==> flow/design.v <==
module matrix_mul(
    input wire clk,
    input wire reset,
    input wire start,
    input wire [8:0][7:0] matrix_a,
    input wire [8:0][7:0] matrix_b,
    output reg [8:0][15:0] result,
    output reg done
);
reg [3:0] state;
reg [3:0] i, j, k;
reg [15:0] sum;
localparam IDLE = 4'd0, MULTIPLY = 4'd1, DONE = 4'd2;
always @(posedge clk or posedge reset) begin
    if (reset) begin
        state <= IDLE;
        done <= 0;
        i <= 0;
        j <= 0;
        k <= 0;
        sum <= 0;
    end else begin
        case (state)
            IDLE: begin
                if (start) begin
                    state <= MULTIPLY;
                    i <= 0;
                    j <= 0;
                    k <= 0;
                    sum <= 0;
                    done <= 0;
                end
            end
            MULTIPLY: begin
                if (k == 3) begin
                    result[i*3 + j] <= sum;
                    sum <= 0;
                    k <= 0;
                    if (j == 2) begin
                        j <= 0;
                        if (i == 2) begin
                            state <= DONE;
                        end else begin
                            i <= i + 1;
                        end
                    end else begin
                        j <= j + 1;
                    end
                end else begin
                    sum <= sum + matrix_a[i*3 + k] * matrix_b[k*3 + j];
                    k <= k + 1;
                end
            end
            DONE: begin
                done <= 1;
                state <= IDLE;
            end
        endcase
    end
end
endmodule
---- Tool chain data of matrix_mul ----
What the tools print for matrix_mul, step after step.
Lines are those of the file above, counted from 1.
Library cell names are shortened.
Not given: -
inputs
  top module .............................. matrix_mul
  clock port .............................. clk
  library ................................. sky130hd
  library corner .......................... tt_025C_1v80

---- After elaboration ----
Counts by Yosys on the flattened word-level netlist (proc, flatten, opt, wreduce; memories kept). Register bits leave out memories and registers merged into their read ports (data or address). Print and check cells are left out. Cells with the same type and inputs are merged into one.
word-level totals
  flip-flop bits (word level) ............. 177
  input bits .............................. 147
  output and inout bits ................... 145
cells by class
  add/subtract/negate cells ............... 8
  multipliers ............................. 3
  eq/ne operators ......................... 10
  shift-type cells ........................ 4
  muxes and demuxes ....................... 20
  bitwise logic cells ..................... 4
  reductions and logical operators ........ 10
operators by type and width
  kind                                               number
  AND 144 bit                                        1
  OR 144 bit                                         1
  NOT 144 bit                                        1
  variable shift 16 x 33 -> 144 bit                  1
  variable shift 16 x 33 -> 144 bit with constant A  1
  variable part select 72 x 11 -> 8 bit              2
  multiplier 8 x 8 -> 16 bit                         1
  2-to-1 mux 4 bit                                   11
  negator 32 -> 33 bit                               1
  parallel mux 16 bit (select 2 bit)                 1
  2-to-1 mux 16 bit                                  2
  adder 28 x 4 -> 28 bit                             1
  multiplier 4 x 2 -> 6 bit with constant B          2
  parallel mux 4 bit (select 2 bit)                  3
  adder 16 bit                                       1
  == test 4 x 2 -> 1 bit with constant B             4
  adder 6 x 4 -> 7 bit                               2
  adder 4 x 1 -> 4 bit with constant B               3
  parallel mux 4 bit (select 3 bit)                  1
  inequality test 2 bit with constant B              5
  AND reduction 5 bit                                2
  AND reduction 3 bit                                2
  AND reduction 2 bit                                2
  nonzero test 2 bit                                 2
  == test 4 x 1 -> 1 bit with constant B             1
  logical NOT 4 bit                                  1
  nonzero test 3 bit                                 1
  parallel mux 1 bit (select 2 bit)                  1
Not listed: further kinds 2, cells in them 2.

---- Longest topological paths ----
Yosys ltp: most cells in a row. Word level: on the elaborated netlist, between registers, memories and ports. Mapped: between sequential cells and ports; inverters and the memories' decode and read muxes count.
logic depth
  word-level depth ........................ 7
  ABC_AREA ................................ 0
  gate-level depth with buffers ........... 30

---- Netlist ----
The flow's flattened synthesis, as Yosys stat reports it; memories are mapped. The netlist is that of the ABC_AREA named above (0 if unset); the other value can give another one.
The area totals of this step are shown rounded.
cell types
  cell type  number  total area (um^2)
  edfxtp_1   144     4.32E+03
  fa_1       57      1.14E+03
  mux2_2     90      1.01E+03
  dfrtp_1    31      775.744
  ha_1       61      763.232
  mux4_2     32      720.691
  mux2_4     36      540.518
  inv_1      96      360.346
  nand2_1    69      258.998
  mux2i_1    21      210.202
  a21oi_1    29      145.139
  nor2_1     38      142.637
  a22o_1     15      131.376
  xnor2_1    15      131.376
  mux2_1     10      112.608
  o21ai_0    22      110.106
  clkbuf_1   28      105.101
  nand3_1    21      105.101
Not listed: further types 46, cells in them 149.
mapped netlist
  standard cells after synthesis .......... 964
  cell area after synthesis ............... 0.012 mm^2
  area of sequential cells ................ 0.0051 mm^2
  flip-flops .............................. 176
  buffer cells ............................ 49

---- Timing after synthesis ----
OpenSTA on the mapped netlist: ideal clock, no wires. The path of least setup slack (recovery checks aside). Input and output delay are each 20% of the period. Register names are those of the netlist, which keeps one name where synthesis merged equal registers.
timing path after synthesis
  kind .................................... input to register
  from .................................... input port reset
  to ...................................... register result
  period .................................. 10000 ps
  input delay ............................. 2000 ps
  data arrival time ....................... 11780 ps
  required time ........................... 9176 ps
  setup slack ............................. -2603 ps
  delay of the path ....................... 10604 ps
  stages on the path ...................... 1
  path buffers ............................ 0
  period reached after synthesis .......... 12603 ps
"delay of the path" = arrival - input delay + setup time.
"stages on the path" counts driving pins, that of a launching flip-flop among them; a cell with two outputs on the path counts twice.
"period reached after synthesis" is the clock period less the worst setup slack; recovery checks do not enter. This is arithmetic on one report: input and output delays are still those of the set period (20% each).
Where an end lacks its bit number, it is one bit of the signal, or one of the new flip-flops if synthesis recoded a state register.
Between the ends stands the longest chain of elaborated cells between them, by number of cells; it is not shown to be the way that was timed. Of several equally long chains one is given.
Each line given opens the expression or statement behind the cell; cells for indexed reads and writes are added by Yosys, which also makes memories of some case tables.
between the ends, after synthesis
  cell sequence ........................... nor3_1
  cells in the longest elaborated chain ... 2
  elaborated cells between the ends (all ways) .. 2
  source lines of those cells ............. 0
  those cells by class .................... logic (1); reduce/logical (1)
RTL lines, path after synthesis
  element              line  source
  from (decl)          3     input wire reset,
  NOT 1 bit            -
  AND reduction 3 bit  -
  to (assign)          36    result[i*3 + j] <= sum;
  to (decl)            7     output reg [8:0][15:0] result,

---- Timing after layout ----
From the final timing report of run A: the path of least setup slack in the routed layout; clock arrival at registers is part of the times.
The report prints the path's times to 10 ps; the period is as set.
timing path post-layout
  kind .................................... register to register
  from .................................... register i[1]
  to ...................................... register sum[14]
  period .................................. 7910 ps
  data arrival time ....................... 7000 ps
  required time ........................... 8240 ps
  setup slack ............................. 1240 ps
  stages on the path ...................... 27
  path buffers ............................ 3
Between the ends stands the longest chain of elaborated cells between them, by number of cells; it is not shown to be the way that was timed. Of several equally long chains one is given.
At most two assigning lines are given for a register; there are more.
between the ends, post-layout
  cell sequence ........................... dfrtp_2 > buf_4 > fa_2 > ha_4 > nor2b_4 > o21ai_4 > nor2_1 > o211ai_1 > o31ai_2 > buf_4 > and2_4 > buf_12 > and2_4 > fa_1 > inv_1 > fa_1 > inv_1 > fa_1 > fa_1 > ha_4 > or2_4 > a21oi_4 > o31ai_4 > or4_4 > o311a_1 > xor2_1 > a22o_1
  cells in the longest elaborated chain ... 7
  elaborated cells between the ends (all ways) .. 7
  those cells by class .................... add/sub (2); mul (2); shift (1); mux (2)
RTL lines, path post-layout
  element                                line  source
  from (decl)                            11    reg [3:0] i, j, k;
  from (assign)                          18    i <= 0;
  from (assign)                          44    i <= i + 1;
  multiplier 4 x 2 -> 6 bit              50    sum <= sum + matrix_a[i*3 + k] * matrix_b[k*3 + j];
  adder 6 x 4 -> 7 bit                   50
  variable part select 72 x 11 -> 8 bit  50
  multiplier 8 x 8 -> 16 bit             50
  adder 16 bit                           50
  2-to-1 mux 16 bit                      35    if (k == 3) begin
  parallel mux 16 bit (select 2 bit)     23    case (state)
  to (assign)                            21    sum <= 0;
  to (assign)                            50
  to (decl)                              12    reg [15:0] sum;

==> results <==
Record of 6 stored runs of the RTL-to-layout flow on matrix_mul, platform sky130hd. The runs are unordered. Constraints: input delay and output delay 20% of the set period each, output load 0.01 pF.
"period reached" is the run's clock period less its worst setup slack. It is reckoned from that one timing run; input and output delays stay at 20% of the period that was set.
"time of the worst setup path" is the time allowed to the run's worst setup path (the clock period less input and output delay, where it has them) less its slack. Clock arrival times count: a late capture clock shortens it, a late launch clock lengthens it.
"time of the worst setup path" is known to 10 ps.
The measured numbers are rounded.

---- run A ----
settings
  CORE_UTILIZATION = 40
  PLACE_DENSITY = 0.6
  SETUP_SLACK_MARGIN = 1.4
  period_ns = 7.91
  CAP_MARGIN = 20
  CORE_MARGIN = 2
  SLEW_MARGIN = 20
results
  area inside the die boundary ............ 0.032 mm^2
  sum of negative setup slack ............. 0 ps
  time of the worst setup path ............ 6670 ps
  class of the worst setup path ........... register to register
  lowest hold slack ....................... 490 ps
  area of the standard cells in the finished layout .. 0.017 mm^2
  final design utilization ................ 0.57
  post-synthesis cell area ................ 0.012 mm^2
  period reached .......................... 6668 ps
  setup slack of the critical path ........ 1200 ps

---- run B ----
settings
  SETUP_SLACK_MARGIN = 2.41
  SLEW_MARGIN = 15
  period_ns = 10.0
  CAP_MARGIN = 20
  CORE_MARGIN = 2
  CORE_UTILIZATION = 40
results
  area inside the die boundary ............ 0.032 mm^2
  sum of negative setup slack ............. 0 ps
  time of the worst setup path ............ 5280 ps
  class of the worst setup path ........... input to register
  lowest hold slack ....................... 500 ps
  area of the standard cells in the finished layout .. 0.016 mm^2
  final design utilization ................ 0.54
  post-synthesis cell area ................ 0.012 mm^2
  period reached .......................... 7277 ps
  setup slack of the critical path ........ 2700 ps

---- run C ----
settings
  CAP_MARGIN = 5
  CELL_PAD_IN_SITES_DETAIL_PLACEMENT = 2
  CELL_PAD_IN_SITES_GLOBAL_PLACEMENT = 0
  CORE_ASPECT_RATIO = 1.14
  CORE_MARGIN = 8
  CORE_UTILIZATION = 71
  CTS_CLUSTER_DIAMETER = 163
  CTS_CLUSTER_SIZE = 87
  HOLD_SLACK_MARGIN = 0.17
  SETUP_SLACK_MARGIN = 1.51
  SLEW_MARGIN = 15
  TNS_END_PERCENT = 15
  period_ns = 5.35
results
  stopped before the end: placement reported a tool error

---- run D ----
settings
  ABC_AREA = 1
  CELL_PAD_IN_SITES_DETAIL_PLACEMENT = 2
  CELL_PAD_IN_SITES_GLOBAL_PLACEMENT = 0
  CORE_ASPECT_RATIO = 0.5
  CORE_MARGIN = 8
  CORE_UTILIZATION = 20
  GPL_ROUTABILITY_DRIVEN = 0
  GPL_TIMING_DRIVEN = 0
  HOLD_SLACK_MARGIN = 0.17
  MAX_ROUTING_LAYER = met5
  MIN_ROUTING_LAYER = met2
  PLACE_DENSITY_LB_ADDON = 0.28
  SETUP_SLACK_MARGIN = 0.48
  SLEW_MARGIN = 10
  period_ns = 5.76
  CAP_MARGIN = 20
results
  area inside the die boundary ............ 0.073 mm^2
  sum of negative setup slack ............. -9500 ps
  time of the worst setup path ............ 6820 ps
  class of the worst setup path ........... register to register
  lowest hold slack ....................... 500 ps
  area of the standard cells in the finished layout .. 0.019 mm^2
  final design utilization ................ 0.3
  post-synthesis cell area ................ 0.013 mm^2
  period reached .......................... 6815 ps
  setup slack of the critical path ........ -1100 ps

---- run E ----
settings
  CORE_UTILIZATION = 40
  PLACE_DENSITY = 0.6
  period_ns = 7.91
  CAP_MARGIN = 20
  CORE_MARGIN = 2
  SLEW_MARGIN = 20
results
  area inside the die boundary ............ 0.032 mm^2
  sum of negative setup slack ............. 0 ps
  time of the worst setup path ............ 7340 ps
  class of the worst setup path ........... register to register
  lowest hold slack ....................... 500 ps
  area of the standard cells in the finished layout .. 0.016 mm^2
  final design utilization ................ 0.54
  post-synthesis cell area ................ 0.012 mm^2
  period reached .......................... 7336 ps
  setup slack of the critical path ........ 570 ps

---- run F ----
settings
  CORE_UTILIZATION = 40
  PLACE_DENSITY = 0.6
  period_ns = 10.0
  CAP_MARGIN = 20
  CORE_MARGIN = 2
  SLEW_MARGIN = 20
results
  area inside the die boundary ............ 0.032 mm^2
  sum of negative setup slack ............. 0 ps
  time of the worst setup path ............ 7760 ps
  class of the worst setup path ........... register to register
  lowest hold slack ....................... 500 ps
  area of the standard cells in the finished layout .. 0.016 mm^2
  final design utilization ................ 0.54
  post-synthesis cell area ................ 0.012 mm^2
  period reached .......................... 7764 ps
  setup slack of the critical path ........ 2200 ps
